==> flow/design.v <==
`timescale 1ns/1ps
module ALU(ALUControl, a, b, zero, less_greater, w);
    parameter N = 16;
    input [2:0] ALUControl;
    input signed [N-1:0] a, b;
    output zero, less_greater;
    output reg signed [N-1:0] w;
    always @(a or b or ALUControl) begin
        case (ALUControl)
            3'b000   :  w = a + b;
            3'b001   :  w = a - b;
            3'b010   :  w = a & b;
            3'b011    :  w = a | b;
            3'b101   :  w = $signed(a) < $signed(b) ? 16'd1 : 16'd0;
            3'b100   :  w = a ^ b;
            default:  w = {N{1'bx}};
        endcase
    end
    assign zero = (~|w);
    assign less_greater = |w;
endmodule
`timescale 1ns/1ps
module ALU_Controller(func3, Branch_funct, ALUOp, ALUControl);
    input [2:0] func3;
    input [1:0] Branch_funct;
    input [1:0] ALUOp;  
    output reg [2:0] ALUControl;
    always @(ALUOp or func3 or Branch_funct)begin
        case (ALUOp)
            2'b00   : ALUControl <= 3'b000;
            2'b01   : ALUControl <= 
                        (Branch_funct == 2'b00) ? 3'b001:
                        (Branch_funct == 2'b01) ? 3'b001:
                        (Branch_funct == 2'b10) ? 3'b101: 3'bxxx;
            2'b10   : ALUControl <= 
                        (func3 == 3'b000) ? 3'b000:
                        (func3 == 3'b001)  ? 3'b001:
                        (func3 == 3'b111) ? 3'b010:
                        (func3 == 3'b110) ? 3'b011:
                        (func3 == 3'b010) ? 3'b101 : 3'bxxx;
            2'b11   : ALUControl <= 3'b000;
            default: ALUControl <= 3'b000;
        endcase
    end
endmodule
module BranchController(Branch_funct, branch, less_greater, zero, w);
    input branch, zero, less_greater;
    input [1:0] Branch_funct;
    output reg w;
    always @(Branch_funct, zero, less_greater, branch) begin
        case (Branch_funct)
            2'b00   : w <= branch && zero;
            2'b01   : w <= branch && ~zero;
            2'b10   : w <= branch && less_greater;
            default: w <= 1'b0;
        endcase
    end
endmodule
`timescale 1ns/1ps
module CRegister(in, en, rst, clk, out);
    parameter N = 16;
    input [N-1:0] in;
    input en, clk, rst;
    output reg [N-1:0] out;
    always @(posedge clk or posedge rst) begin
        if (rst)
            out <= {N{1'b0}};
        else if (en)
            out <= in;
    end
endmodule
`timescale 1ns/1ps
module ImmExtension(immSrc, data, w);
    input [2:0] immSrc;
    input [12:0] data;
    parameter [2:0] L_T = 3'b000, S_T = 3'b001,
                    B_T = 3'b010, J_T = 3'b011,
                    I_T = 3'b100;
    output reg [15:0] w;
    always @(immSrc, data) begin
        case (immSrc)
            L_T   : w <= {{9{data[12]}},data[12], data[8:6] , data[2:0]};
            S_T   : w <= {{19{data[12]}},data[12], data[5:0]};
            J_T   : w <= {{3{data[12]}},data[12], data[11:0]};
            B_T   : w <= {{11{data[12]}}, data[12], data[9], data[2:0]};
            I_T   : w <= {{9{data[12]}},data[12], data[8:6], data[2:0]};
            default: w <= 16'dx;
        endcase
    end
endmodule
`timescale 1ns/1ps
module Mux2to1(slc, a, b, w);
    parameter N = 16;
    input slc;
    input [N-1:0] a, b;
    output [N-1:0] w;
    assign w = ~slc ? a : b;
endmodule
`timescale 1ns/1ps
module Mux4to1(slc, a, b, c, d, w);
    parameter N = 16;
    input [1:0] slc;
    input [N-1:0] a, b, c, d;
    output reg [N-1:0] w;
    always @(a or b or c or d or slc) begin
        case (slc)
            2'b00  : w <= a;
            2'b01  : w <= b;
            2'b10  : w <= c;
            2'b11  : w <= d;
            default: w <= {N{1'bx}};
        endcase
    end
endmodule
`timescale 1ns/1ps
module RegisterFile(clk, regWrite,
                    readRegister1, readRegister2,
                    writeRegister, writeData,
                    readData1, readData2);
    parameter WordLen = 16;
    parameter WordCount = 16;
    input regWrite, clk;
    input [2:0] readRegister1, readRegister2, writeRegister;
    input [WordLen-1:0] writeData;
    output [WordLen-1:0] readData1, readData2;
    reg [WordLen-1:0] registerFile [0:(WordCount /2)-1];
    always @(posedge clk) begin
        if (regWrite)
            registerFile[writeRegister] <= writeData;
    end
    assign readData1 = registerFile[readRegister1];
    assign readData2 = registerFile[readRegister2];
endmodule
`timescale 1ns/1ps
module MainController(clk, rst, op,
                      PCUpdate, adrSrc, memWrite, branch,
                      IRWrite, resultSrc, ALUOp, 
                      ALUSrcA, ALUSrcB, immSrc, regWrite, jump);
    input [2:0] op;
    input clk, rst;
    output reg [1:0]  resultSrc, ALUSrcA, ALUSrcB, ALUOp;
    output reg [2:0] immSrc;
    output reg adrSrc, regWrite, memWrite, PCUpdate, branch, IRWrite, jump;
    parameter [2:0] R_T = 3'b000, L_T = 3'b001,
                    S_T = 3'b010, B_T = 3'b011,
                    J_T = 3'b100, I_T = 3'b101;
    reg [11:0] pstate;
    reg [11:0] nstate;
    always @(*) begin
        case (pstate)
            12'b000000000001   : nstate = 12'b000000000010;
            12'b000000000010  : nstate =  (op == L_T)    ? 12'b000000000100     :
                                 (op == R_T)    ? 12'b000000010000     :
                                 (op == B_T)    ? 12'b000001000000     :                                   
                                 (op == J_T)    ? 12'b000000001000     :
                                 (op == S_T)    ? 12'b000010000000     : 
                                 (op == I_T)    ? 12'b100000000001     :12'b000000000001;   
            12'b100000000001 : nstate = 12'b000000100000;
            12'b000000000100 : nstate = 12'b001000000001;
            12'b000000010000 : nstate = 12'b000000100000;
            12'b000000100000: nstate = 12'b000000000001;
            12'b000001000000 : nstate = 12'b000000000001;
            12'b000000001000 : nstate = 12'b000000000001;
            12'b000010000000 : nstate = 12'b000100000000;
            12'b000100000000: nstate = 12'b000000000001;
            12'b001000000001: nstate = 12'b010000000001;
            12'b010000000001 : nstate = 12'b000000000001;
            default: nstate = 12'b000000000001;
        endcase
    end
    always @(pstate) begin
        {resultSrc, memWrite, ALUOp, ALUSrcA, ALUSrcB, immSrc, 
                regWrite, PCUpdate, branch, IRWrite, jump, adrSrc} = 18'b0;
        case (pstate)
            12'b000000000001 : begin
                IRWrite   = 1'b1;
                adrSrc    = 1'b0;
                ALUSrcA   = 2'b00;
                ALUSrcB   = 2'b10;
                ALUOp     = 2'b00;
                resultSrc = 2'b10;
                PCUpdate  = 1'b1;
            end
            12'b000000000010: begin
                ALUSrcA   = 2'b01;
                ALUSrcB   = 2'b01;
                ALUOp     = 2'b00;
                immSrc    = 3'b010;
            end
            12'b100000000001: begin 
                ALUSrcA   = 2'b10;
                ALUSrcB   = 2'b01;
                immSrc    = 3'b100;
                ALUOp     = 2'b11;
            end
            12'b000000000100: begin 
                ALUSrcA   = 2'b10;
                ALUSrcB   = 2'b01;
                immSrc    = 3'b000;
                ALUOp     = 2'b11;
            end
            12'b001000000001: begin
                resultSrc = 2'b00;
                adrSrc    = 1'b1;
            end
            12'b010000000001: begin
                resultSrc = 2'b01;
                regWrite  = 1'b1;
            end
            12'b000000010000: begin
                ALUSrcA   = 2'b10;
                ALUSrcB   = 2'b00;
                ALUOp     = 2'b10;
            end
            12'b000001000000: begin
                ALUSrcA   = 2'b10;
                ALUSrcB   = 2'b00;
                ALUOp     = 2'b01;
                resultSrc = 2'b00;
                branch    = 1'b1;
            end
            12'b000000001000: begin
                ALUSrcA   = 2'b01;
                ALUSrcB   = 2'b01;
                ALUOp     = 2'b00;
                resultSrc = 2'b10;
                immSrc    = 3'b011;
                jump      = 1'b1;
            end
            12'b000010000000: begin
                ALUSrcA   = 2'b10;
                ALUSrcB   = 2'b01;
                ALUOp     = 2'b00;
                immSrc    = 3'b001;
            end
            12'b000100000000: begin
                resultSrc = 2'b00;
                adrSrc    = 1'b1;
                memWrite  = 1'b1;
            end
            12'b000000100000: begin
                resultSrc = 2'b00;
                regWrite  = 1'b1;
            end
        endcase
    end
    always @(posedge clk or posedge rst) begin
        if (rst)
            pstate <= 12'b000000000001;
        else
            pstate <= nstate;
    end
endmodule
`timescale 1ns/1ps
module RISC_V_Controller(clk, rst, op, func3, Branch_funct, zero,less_greater,
                    PCWrite, adrSrc, memWrite,
                    IRWrite, resultSrc, ALUControl,
                    ALUSrcA, ALUSrcB, immSrc, regWrite);
    input [2:0] op;
    input [2:0] func3;
    input [1:0] Branch_funct;
    input clk, rst, zero, less_greater;
    output PCWrite, adrSrc, memWrite, IRWrite, regWrite;
    output [1:0] resultSrc, ALUSrcA, ALUSrcB;
    output [2:0] ALUControl;
    output [2:0] immSrc;
    wire PCUpdate, branch, Branch_out, jump;
    wire[1:0] ALUOp;
    MainController mainController(
        .clk(clk), .rst(rst), .op(op),
        .PCUpdate(PCUpdate),
        .adrSrc(adrSrc), .memWrite(memWrite),
        .branch(branch), .resultSrc(resultSrc),
        .ALUSrcA(ALUSrcA), .ALUSrcB(ALUSrcB),
        .immSrc(immSrc), .regWrite(regWrite),
        .IRWrite(IRWrite), .ALUOp(ALUOp), .jump(jump)
    );
    ALU_Controller ALUController(
        .func3(func3),  .ALUOp(ALUOp), .ALUControl(ALUControl), .Branch_funct(Branch_funct)
    );    
    BranchController Branch_Control(
                                    .Branch_funct(Branch_funct), .branch(branch), .less_greater(less_greater), .zero(zero), .w(Branch_out)
                                    );
    assign PCWrite = (PCUpdate | Branch_out | jump); 
endmodule
`timescale 1ns/1ps
module RISC_V_Datapath(clk, rst, PCWrite, adrSrc, memWrite,
                    IRWrite, resultSrc, ALUControl,
                    ALUSrcA, ALUSrcB, immSrc, regWrite,
                    op, func3, Branch_funct, zero, less_greater, funct7,
                    mem_addr, mem_wdata, mem_we, mem_rdata);
    input clk, rst, PCWrite, adrSrc, memWrite, IRWrite, regWrite;
    input [1:0] resultSrc, ALUSrcA, ALUSrcB;
    input [2:0] ALUControl;
    input [2:0] immSrc;
    input  [15:0] mem_rdata;
    output [15:0] mem_addr, mem_wdata;
    output        mem_we;
    output [2:0] op;
    output [2:0] func3;
    output [1:0] Branch_funct;
    output  zero, less_greater, funct7;
    wire [15:0] Adr, PC, ReadData, OldPC;
    wire [15:0] ImmExt, instr, Data;
    wire [15:0] RD1, RD2, A, B, SrcA, SrcB;
    wire [15:0] ALUResult, ALUOut, Result;
    CRegister  PCR  (.in(Result),    .en(PCWrite), .rst(rst), .clk(clk), .out(PC));
    CRegister OldPCR(.in(PC),        .en(IRWrite), .rst(rst), .clk(clk), .out(OldPC));
    CRegister  IR   (.in(ReadData),  .en(IRWrite), .rst(rst), .clk(clk), .out(instr));
    CRegister MDR   (.in(ReadData),  .en(1'b1),    .rst(rst), .clk(clk), .out(Data));
    CRegister AR    (.in(RD1),       .en(1'b1),    .rst(rst), .clk(clk), .out(A));
    CRegister BR    (.in(RD2),       .en(1'b1),    .rst(rst), .clk(clk), .out(B));
    CRegister ALUR  (.in(ALUResult), .en(1'b1),    .rst(rst), .clk(clk), .out(ALUOut));
    Mux2to1 AdrMux(.slc(adrSrc),    .a(PC),     .b(Result), .w(Adr));
    Mux4to1 AMux     (.slc(ALUSrcA),   .a(PC),     .b(OldPC),  .c(A),         .d(16'd0),  .w(SrcA));
    Mux4to1 BMux     (.slc(ALUSrcB),   .a(B),      .b(ImmExt), .c(16'd2),     .d(16'd0),  .w(SrcB));
    Mux4to1 ResultMux(.slc(resultSrc), .a(ALUOut), .b(Data),   .c(ALUResult), .d(ImmExt), .w(Result));
    ImmExtension Extend(
        .immSrc(immSrc), .data({instr[15], instr[11:0]}), .w(ImmExt)
    );
    ALU ALU_Instance(
        .ALUControl(ALUControl), .a(SrcA), .b(SrcB), 
        .zero(zero), .less_greater(less_greater), .w(ALUResult)
    );
    assign mem_addr  = Adr;
    assign mem_wdata = B;
    assign mem_we    = memWrite;
    assign ReadData  = mem_rdata;
    RegisterFile RF(
        .clk(clk), 
        .regWrite(regWrite),
        .writeData(Result), 
        .readData1(RD1), .readData2(RD2),
        .readRegister1(instr[5:3]), 
        .readRegister2(instr[8:6]),
        .writeRegister(instr[11:9])
    );
    assign funct7 = instr[15]; 
    assign op = instr[14:12];
    assign func3 = instr[2:0];
    assign Branch_funct = instr[11:10];
endmodule
`timescale 1ns/1ps
module RISC_V(clk, rst, mem_addr, mem_wdata, mem_we, mem_rdata);
    input clk, rst;
    input  [15:0] mem_rdata;  
    output [15:0] mem_addr;   
    output [15:0] mem_wdata;  
    output        mem_we;     
    wire [2:0] func3, ALUControl;
    wire[2:0] immSrc;
    wire zero, less_greater, PCSrc, memWrite, 
         regWrite, ALUSrc, PCWrite, adrSrc, IRWrite, funct7;
    wire [1:0] resultSrc, ALUSrcA, ALUSrcB, Branch_funct;
    wire [2:0] op; 
    RISC_V_Controller CU(
        .clk(clk), .rst(rst), .op(op), 
        .func3(func3), .immSrc(immSrc), .zero(zero), 
        .less_greater(less_greater), .PCWrite(PCWrite),
        .adrSrc(adrSrc), .memWrite(memWrite), 
        .IRWrite(IRWrite), .resultSrc(resultSrc), 
        .ALUControl(ALUControl), .ALUSrcA(ALUSrcA),
        .ALUSrcB(ALUSrcB), .regWrite(regWrite),
        .Branch_funct(Branch_funct)
    );
    RISC_V_Datapath DP(
        .clk(clk), .rst(rst), .less_greater(less_greater),
        .PCWrite(PCWrite), .adrSrc(adrSrc),
        .memWrite(memWrite), .IRWrite(IRWrite), 
        .resultSrc(resultSrc), .immSrc(immSrc), 
        .ALUControl(ALUControl), .op(op),
        .ALUSrcA(ALUSrcA), .func3(func3),
        .ALUSrcB(ALUSrcB), .zero(zero),
        .regWrite(regWrite), .Branch_funct(Branch_funct), .funct7(funct7),
        .mem_addr(mem_addr), .mem_wdata(mem_wdata), .mem_we(mem_we), .mem_rdata(mem_rdata)
    );
endmodule
Step by step through the tools: RISC_V
What the tools print for RISC_V, step after step.
Line numbers count from 1 in the design file above.
Operators: Yosys type, input widths -> output width; for muxes data width and select width s.
Cell names lack the library's common part.
A cell with - has no value.
- top module: RISC_V
- clock port: clk
- cell library: sky130hd
- timing corner: tt_025C_1v80

After elaboration
Source: Yosys, flattened and elaborated, memories not mapped. Widths are those after wreduce. Registers that Yosys merges into a memory's read port (data or address) are not register bits. Print and check cells do not count. Equal cells are merged and count once.
Yosys's memory passes give these memory sizes; they may raise the number of words (mostly to a power of two), join words into wider ones and drop unused or constant bits.
- input bits at 18
- output and inout port bits at 33
- bits in registers at 92
- memory cells at 1
- noted RAM bits: 128
- word width x clocked read ports at 32
- noted cells after elaboration: 121
- memories (memory ; depth ; bits a word ; rd ports ; write ports ; RTL line ; RTL):
    DP.RF.registerFile ; 8 ; 16 ; 2 ; 1 ; 126 ; reg [WordLen-1:0] registerFile [0:(WordCount /2)-1];
- mux-type cells: 38
- noted equality and inequality tests: 44
- reductions and logical operators at 24
- add/sub/neg operators at 2
- order comparisons: 1
- noted bitwise operators: 5
- operators with widths (kind ; count):
    $pmux 16 s4 ; 4
    $pmux 16 s6 ; 1
    $pmux 12 s6 ; 1
    $mux 12 ; 6
    $mux 16 ; 2
    $mux 3 ; 9
    $eq 3x2->1 const B ; 7
    $eq 3x3->1 const B ; 7
    $eq 2x2->1 const B ; 9
    $reduce_or 2->1 ; 9
    $add 16x16->16 ; 1
    $sub 16x16->16 ; 1
    $lt 16x16->1 ; 1
    $and 16x16->16 ; 1
    $or 16x16->16 ; 1
    $xor 16x16->16 ; 1
    $reduce_or 16->1 ; 1
    $eq 12x1->1 const B ; 1
    $eq 12x10->1 const B ; 1
    $eq 12x11->1 const B ; 1
    $eq 12x12->1 const B ; 1
    $eq 12x2->1 const B ; 1
    $eq 12x3->1 const B ; 1
    $eq 12x4->1 const B ; 1
    $eq 12x5->1 const B ; 1
    $eq 12x6->1 const B ; 1
    $eq 12x7->1 const B ; 1
    $eq 12x8->1 const B ; 1
Not listed: further kinds 15, cells in them 41.

Longest topological paths
Longest topological path by Yosys (ltp), each cell counted once; first at word level (registers and memories cut), then after technology mapping (sequential cells cut; the memories' decode and read muxes count).
- depth in word-level cells: 15
- noted ABC_AREA: 0
- noted gate-level depth with buffers: 23
- noted mapped depth without buffers: 21

Netlist
Yosys stat after the flow's synthesis: flattened, memories mapped to cells. It holds for the ABC_AREA given above (unset counts as 0); a run with the other value may have another netlist.
Totals and module areas in this step are rounded.
- synthesis area: 13900 µm²
- buffer cells at 64
- sequential part of the area at 6950 µm²
- noted cells in the netlist: 1050
- flip-flops at 252
- cells by type (cell type ; count ; area in all (µm²)):
    edfxtp_1 ; 128 ; 3.84E+03
    dfrtp_1 ; 123 ; 3.08E+03
    mux4_2 ; 79 ; 1.78E+03
    mux2_2 ; 83 ; 934.646
    ha_1 ; 54 ; 675.648
    nor2_1 ; 63 ; 236.477
    inv_1 ; 62 ; 232.723
    a21oi_1 ; 41 ; 205.197
    mux2i_1 ; 19 ; 190.182
    nand2_1 ; 46 ; 172.666
    o21ai_0 ; 34 ; 170.163
    a211oi_1 ; 20 ; 150.144
    mux2_4 ; 10 ; 150.144
    clkbuf_1 ; 38 ; 142.637
    nor3_1 ; 25 ; 125.12
    a31oi_1 ; 10 ; 62.56
    nand2b_1 ; 10 ; 62.56
    a22oi_1 ; 8 ; 60.058
Not listed: further types 71, cells in them 197.
The figures by module come from a second, unflattened synthesis with its own total; it is not the netlist above.
- cell total of the unflattened synthesis at 1082
- area (unflattened synthesis) at 15700 µm²
Rows give one instance, submodules left out.
- by module (module ; times used ; seq. area (µm²) ; area (µm²) ; cells):
    RegisterFile ; 1 ; 3840 ; 6040 ; 255
    CRegister ; 7 ; 400 ; 653 ; 35
    ALU ; 1 ; 0.0 ; 2690 ; 416
    Mux4to1 ; 3 ; 0.0 ; 424 ; 20
    MainController ; 1 ; 302 ; 468 ; 41
    Mux2to1 ; 1 ; 0.0 ; 249 ; 18
    ImmExtension ; 1 ; 0.0 ; 231 ; 22
    BranchController ; 1 ; 0.0 ; 80.1 ; 11
    ALU_Controller ; 1 ; 0.0 ; 65.1 ; 10
    RISC_V_Datapath ; 1 ; 0.0 ; 15.0 ; 3
    RISC_V_Controller ; 1 ; 0.0 ; 6.3 ; 1
    RISC_V ; 1 ; 0.0 ; 0.0 ; 0

Worst setup path after synthesis
Path of least setup slack by OpenSTA after synthesis, without wires, with an ideal clock, recovery checks aside; 20% of the period is set as input and as output delay. Where synthesis merged equal registers, the netlist keeps one of their names.
- path type: flip-flop to output port
- start: register CU.mainController.pstate
- end: output mem_addr[12]
- time at the first pin: 0.000 ns
- noted period: 8.0 ns
- noted buffers on the path: 1
- data arrival time at 4.648 ns
- data required time at 6.400 ns
- noted delay of the path: 4.648 ns
- noted stages on the path: 20
- noted output delay: 1.600 ns
- path slack: 1.752 ns
- noted synthesis period reached: 6.248 ns
"delay of the path" = arrival - input delay + setup time.
At an output port there is no setup time.
"stages on the path": output pins that drive a net of the path, with the launching flip-flop's if there is one; two outputs of one cell count as two.
"synthesis period reached" is the clock period less the worst setup slack; recovery checks do not enter. This is arithmetic on one report: input and output delays are still those of the set period (20% each).
An end named without its bit number is one bit of that signal or, where synthesis recoded a state register, one of its new flip-flops.
- cells stage by stage: dfrtp_1 > nor3_1 > inv_1 > or3_1 > clkbuf_1 > nor2_1 > nand2_1 > o21ai_0 > ha_1 > inv_1 > fa_1 > nand2b_1 > a2111o_1 > o21a_1 > a31oi_1 > o22ai_1 > o21ai_1 > o221ai_1 > mux4_2 > mux2_2
- RTL lines, path after synthesis (what ; RTL line ; RTL):
    start, declared ; 147 ; reg [11:0] pstate;
    start, assigned ; 249 ; pstate <= 12'b000000000001;
    start, assigned ; 251 ; pstate <= nstate;
    end, declared ; 347 ; output [15:0] mem_addr;
No chain of elaborated cells between the ends is given.
Some nets on the timed path still bear RTL names; the line given drives or declares the net.
- named nets, after synthesis (net ; RTL line ; RTL):
    DP.ALUR.in[12] ; 9 ; case (ALUControl)
    DP.AdrMux.b[12] ; 106 ; case (slc)

Worst path after layout
Path of least setup slack in the final report of entry A (OpenROAD, finished layout, wires in). Where an end is a register, its clock arrival counts in the times.
- path type: flip-flop to output port
- start: register CU.mainController.pstate
- end: output mem_addr[12]
- data arrival time at 5.46 ns
- noted buffers on the path: 2
- noted output delay: 0.97 ns
- time at the first pin: 0.55 ns
- noted stages on the path: 17
- path slack: -1.60 ns
- noted period: 4.83 ns
- data required time at 3.86 ns
An end named without its bit number is one bit of that signal or, where synthesis recoded a state register, one of its new flip-flops.
- cells stage by stage: dfrtp_2 > nor3_4 > nand2_1 > clkbuf_2 > a21oi_2 > inv_1 > fa_2 > nand2b_4 > a2111o_1 > o21a_4 > a31oi_4 > o22ai_2 > o21ai_2 > o221ai_2 > mux4_2 > mux2_4 > buf_6
- RTL lines, path after layout (what ; RTL line ; RTL):
    start, declared ; 147 ; reg [11:0] pstate;
    start, assigned ; 249 ; pstate <= 12'b000000000001;
    start, assigned ; 251 ; pstate <= nstate;
    end, declared ; 347 ; output [15:0] mem_addr;
No chain of elaborated cells between the ends is given.
Some nets on the timed path still bear RTL names; the line given drives or declares the net.
- named nets, after layout (net ; RTL line ; RTL):
    DP.ALUR.in[12] ; 9 ; case (ALUControl)
    DP.AdrMux.b[12] ; 106 ; case (slc)

Data sheet: physical implementation of RISC_V

RISC_V through Yosys and OpenROAD on sky130hd: 6 stored runs, unordered, with their settings and measured results. The constraints put input and output delay at 20% of the set period each and load the outputs with 0.01 pF.
"period reached": clock period set for the run, less the worst setup slack. It is reckoned from that one timing run; input and output delays stay at 20% of the period that was set.
"critical setup path time" means the part of the period allowed to the worst setup path (the constraints hold back 20% at inputs and 20% at outputs) less its slack; where the path has registers, the arrival times of their clocks count too.
"total power after layout" is the tool's figure for a default switching activity; nothing was simulated.
Values from the reports are rounded here.

Entry A
Settings were CELL_PAD_IN_SITES_DETAIL_PLACEMENT = 1; CELL_PAD_IN_SITES_GLOBAL_PLACEMENT = 3; CORE_MARGIN = 4; CORE_UTILIZATION = 42; CTS_CLUSTER_DIAMETER = 63; GPL_ROUTABILITY_DRIVEN = 0; GPL_TIMING_DRIVEN = 0; HOLD_SLACK_MARGIN = -0.01; MIN_ROUTING_LAYER = met2; PLACE_DENSITY_LB_ADDON = 0.25; TNS_END_PERCENT = 35; period_ns = 4.83; CAP_MARGIN = 20; SLEW_MARGIN = 20
- synthesized cell area: 13900 µm²
- setup slack of the worst path: -1.60 ns
- total power after layout at 4.22 mW
- noted the critical setup path time: 5.46 ns
- class of the worst setup path: flip-flop to output port
- utilization of the finished layout: 53.4 %
- final setup TNS: -33.9 ns
- noted the die area: 36100 µm²
- period reached: 6.429 ns
- worst hold slack in the final report at 0.382 ns

Entry B
Settings were CORE_MARGIN = 4; GPL_TIMING_DRIVEN = 0; period_ns = 8.0; CAP_MARGIN = 20; CORE_UTILIZATION = 40; SLEW_MARGIN = 20
- synthesized cell area: 13900 µm²
- setup slack of the worst path: 0.245 ns
- noted the die area: 37800 µm²
- utilization of the finished layout: 47.0 %
- worst hold slack in the final report at 0.386 ns
- final setup TNS: 0.000 ns
- noted the critical setup path time: 6.16 ns
- class of the worst setup path: flip-flop to output port
- total power after layout at 2.58 mW
- period reached: 7.755 ns

Entry C
Settings were CELL_PAD_IN_SITES_DETAIL_PLACEMENT = 1; CORE_MARGIN = 4; GPL_TIMING_DRIVEN = 0; MIN_ROUTING_LAYER = met2; period_ns = 8.0; CAP_MARGIN = 20; CORE_UTILIZATION = 40; SLEW_MARGIN = 20
- utilization of the finished layout: 47.5 %
- noted the critical setup path time: 6.33 ns
- class of the worst setup path: flip-flop to output port
- synthesized cell area: 13900 µm²
- final setup TNS: 0.000 ns
- total power after layout at 2.62 mW
- setup slack of the worst path: 0.072 ns
- noted the die area: 37800 µm²
- worst hold slack in the final report at 0.400 ns
- period reached: 7.928 ns

Entry D
Settings were CELL_PAD_IN_SITES_DETAIL_PLACEMENT = 1; CELL_PAD_IN_SITES_GLOBAL_PLACEMENT = 3; CORE_MARGIN = 4; CORE_UTILIZATION = 57; CTS_CLUSTER_DIAMETER = 63; GPL_TIMING_DRIVEN = 0; HOLD_SLACK_MARGIN = -0.01; MIN_ROUTING_LAYER = met2; TNS_END_PERCENT = 35; period_ns = 4.83; CAP_MARGIN = 20; SLEW_MARGIN = 20
- unfinished; error GPL-0301 in placement

Entry E
Settings were CELL_PAD_IN_SITES_DETAIL_PLACEMENT = 1; CORE_ASPECT_RATIO = 0.59; CORE_UTILIZATION = 40; CTS_CLUSTER_DIAMETER = 61; GPL_TIMING_DRIVEN = 0; HOLD_SLACK_MARGIN = 0.27; MAX_ROUTING_LAYER = met4; MIN_ROUTING_LAYER = met2; SETUP_SLACK_MARGIN = 1.0; SLEW_MARGIN = 0; TNS_END_PERCENT = 25; period_ns = 8.0; CAP_MARGIN = 20; CORE_MARGIN = 2
- utilization of the finished layout: 50.5 %
- total power after layout at 2.57 mW
- synthesized cell area: 13900 µm²
- noted the die area: 36300 µm²
- noted the critical setup path time: 5.85 ns
- class of the worst setup path: flip-flop to output port
- worst hold slack in the final report at 0.386 ns
- final setup TNS: 0.000 ns
- setup slack of the worst path: 0.550 ns
- period reached: 7.450 ns

Entry F
Settings were CORE_UTILIZATION = 40; period_ns = 8.0; CAP_MARGIN = 20; CORE_MARGIN = 2; SLEW_MARGIN = 20
- total power after layout at 2.56 mW
- final setup TNS: 0.000 ns
- utilization of the finished layout: 46.0 %
- period reached: 7.758 ns
- synthesized cell area: 13900 µm²
- setup slack of the worst path: 0.242 ns
- worst hold slack in the final report at 0.386 ns
- noted the die area: 36300 µm²
- noted the critical setup path time: 6.16 ns
- class of the worst setup path: flip-flop to output port
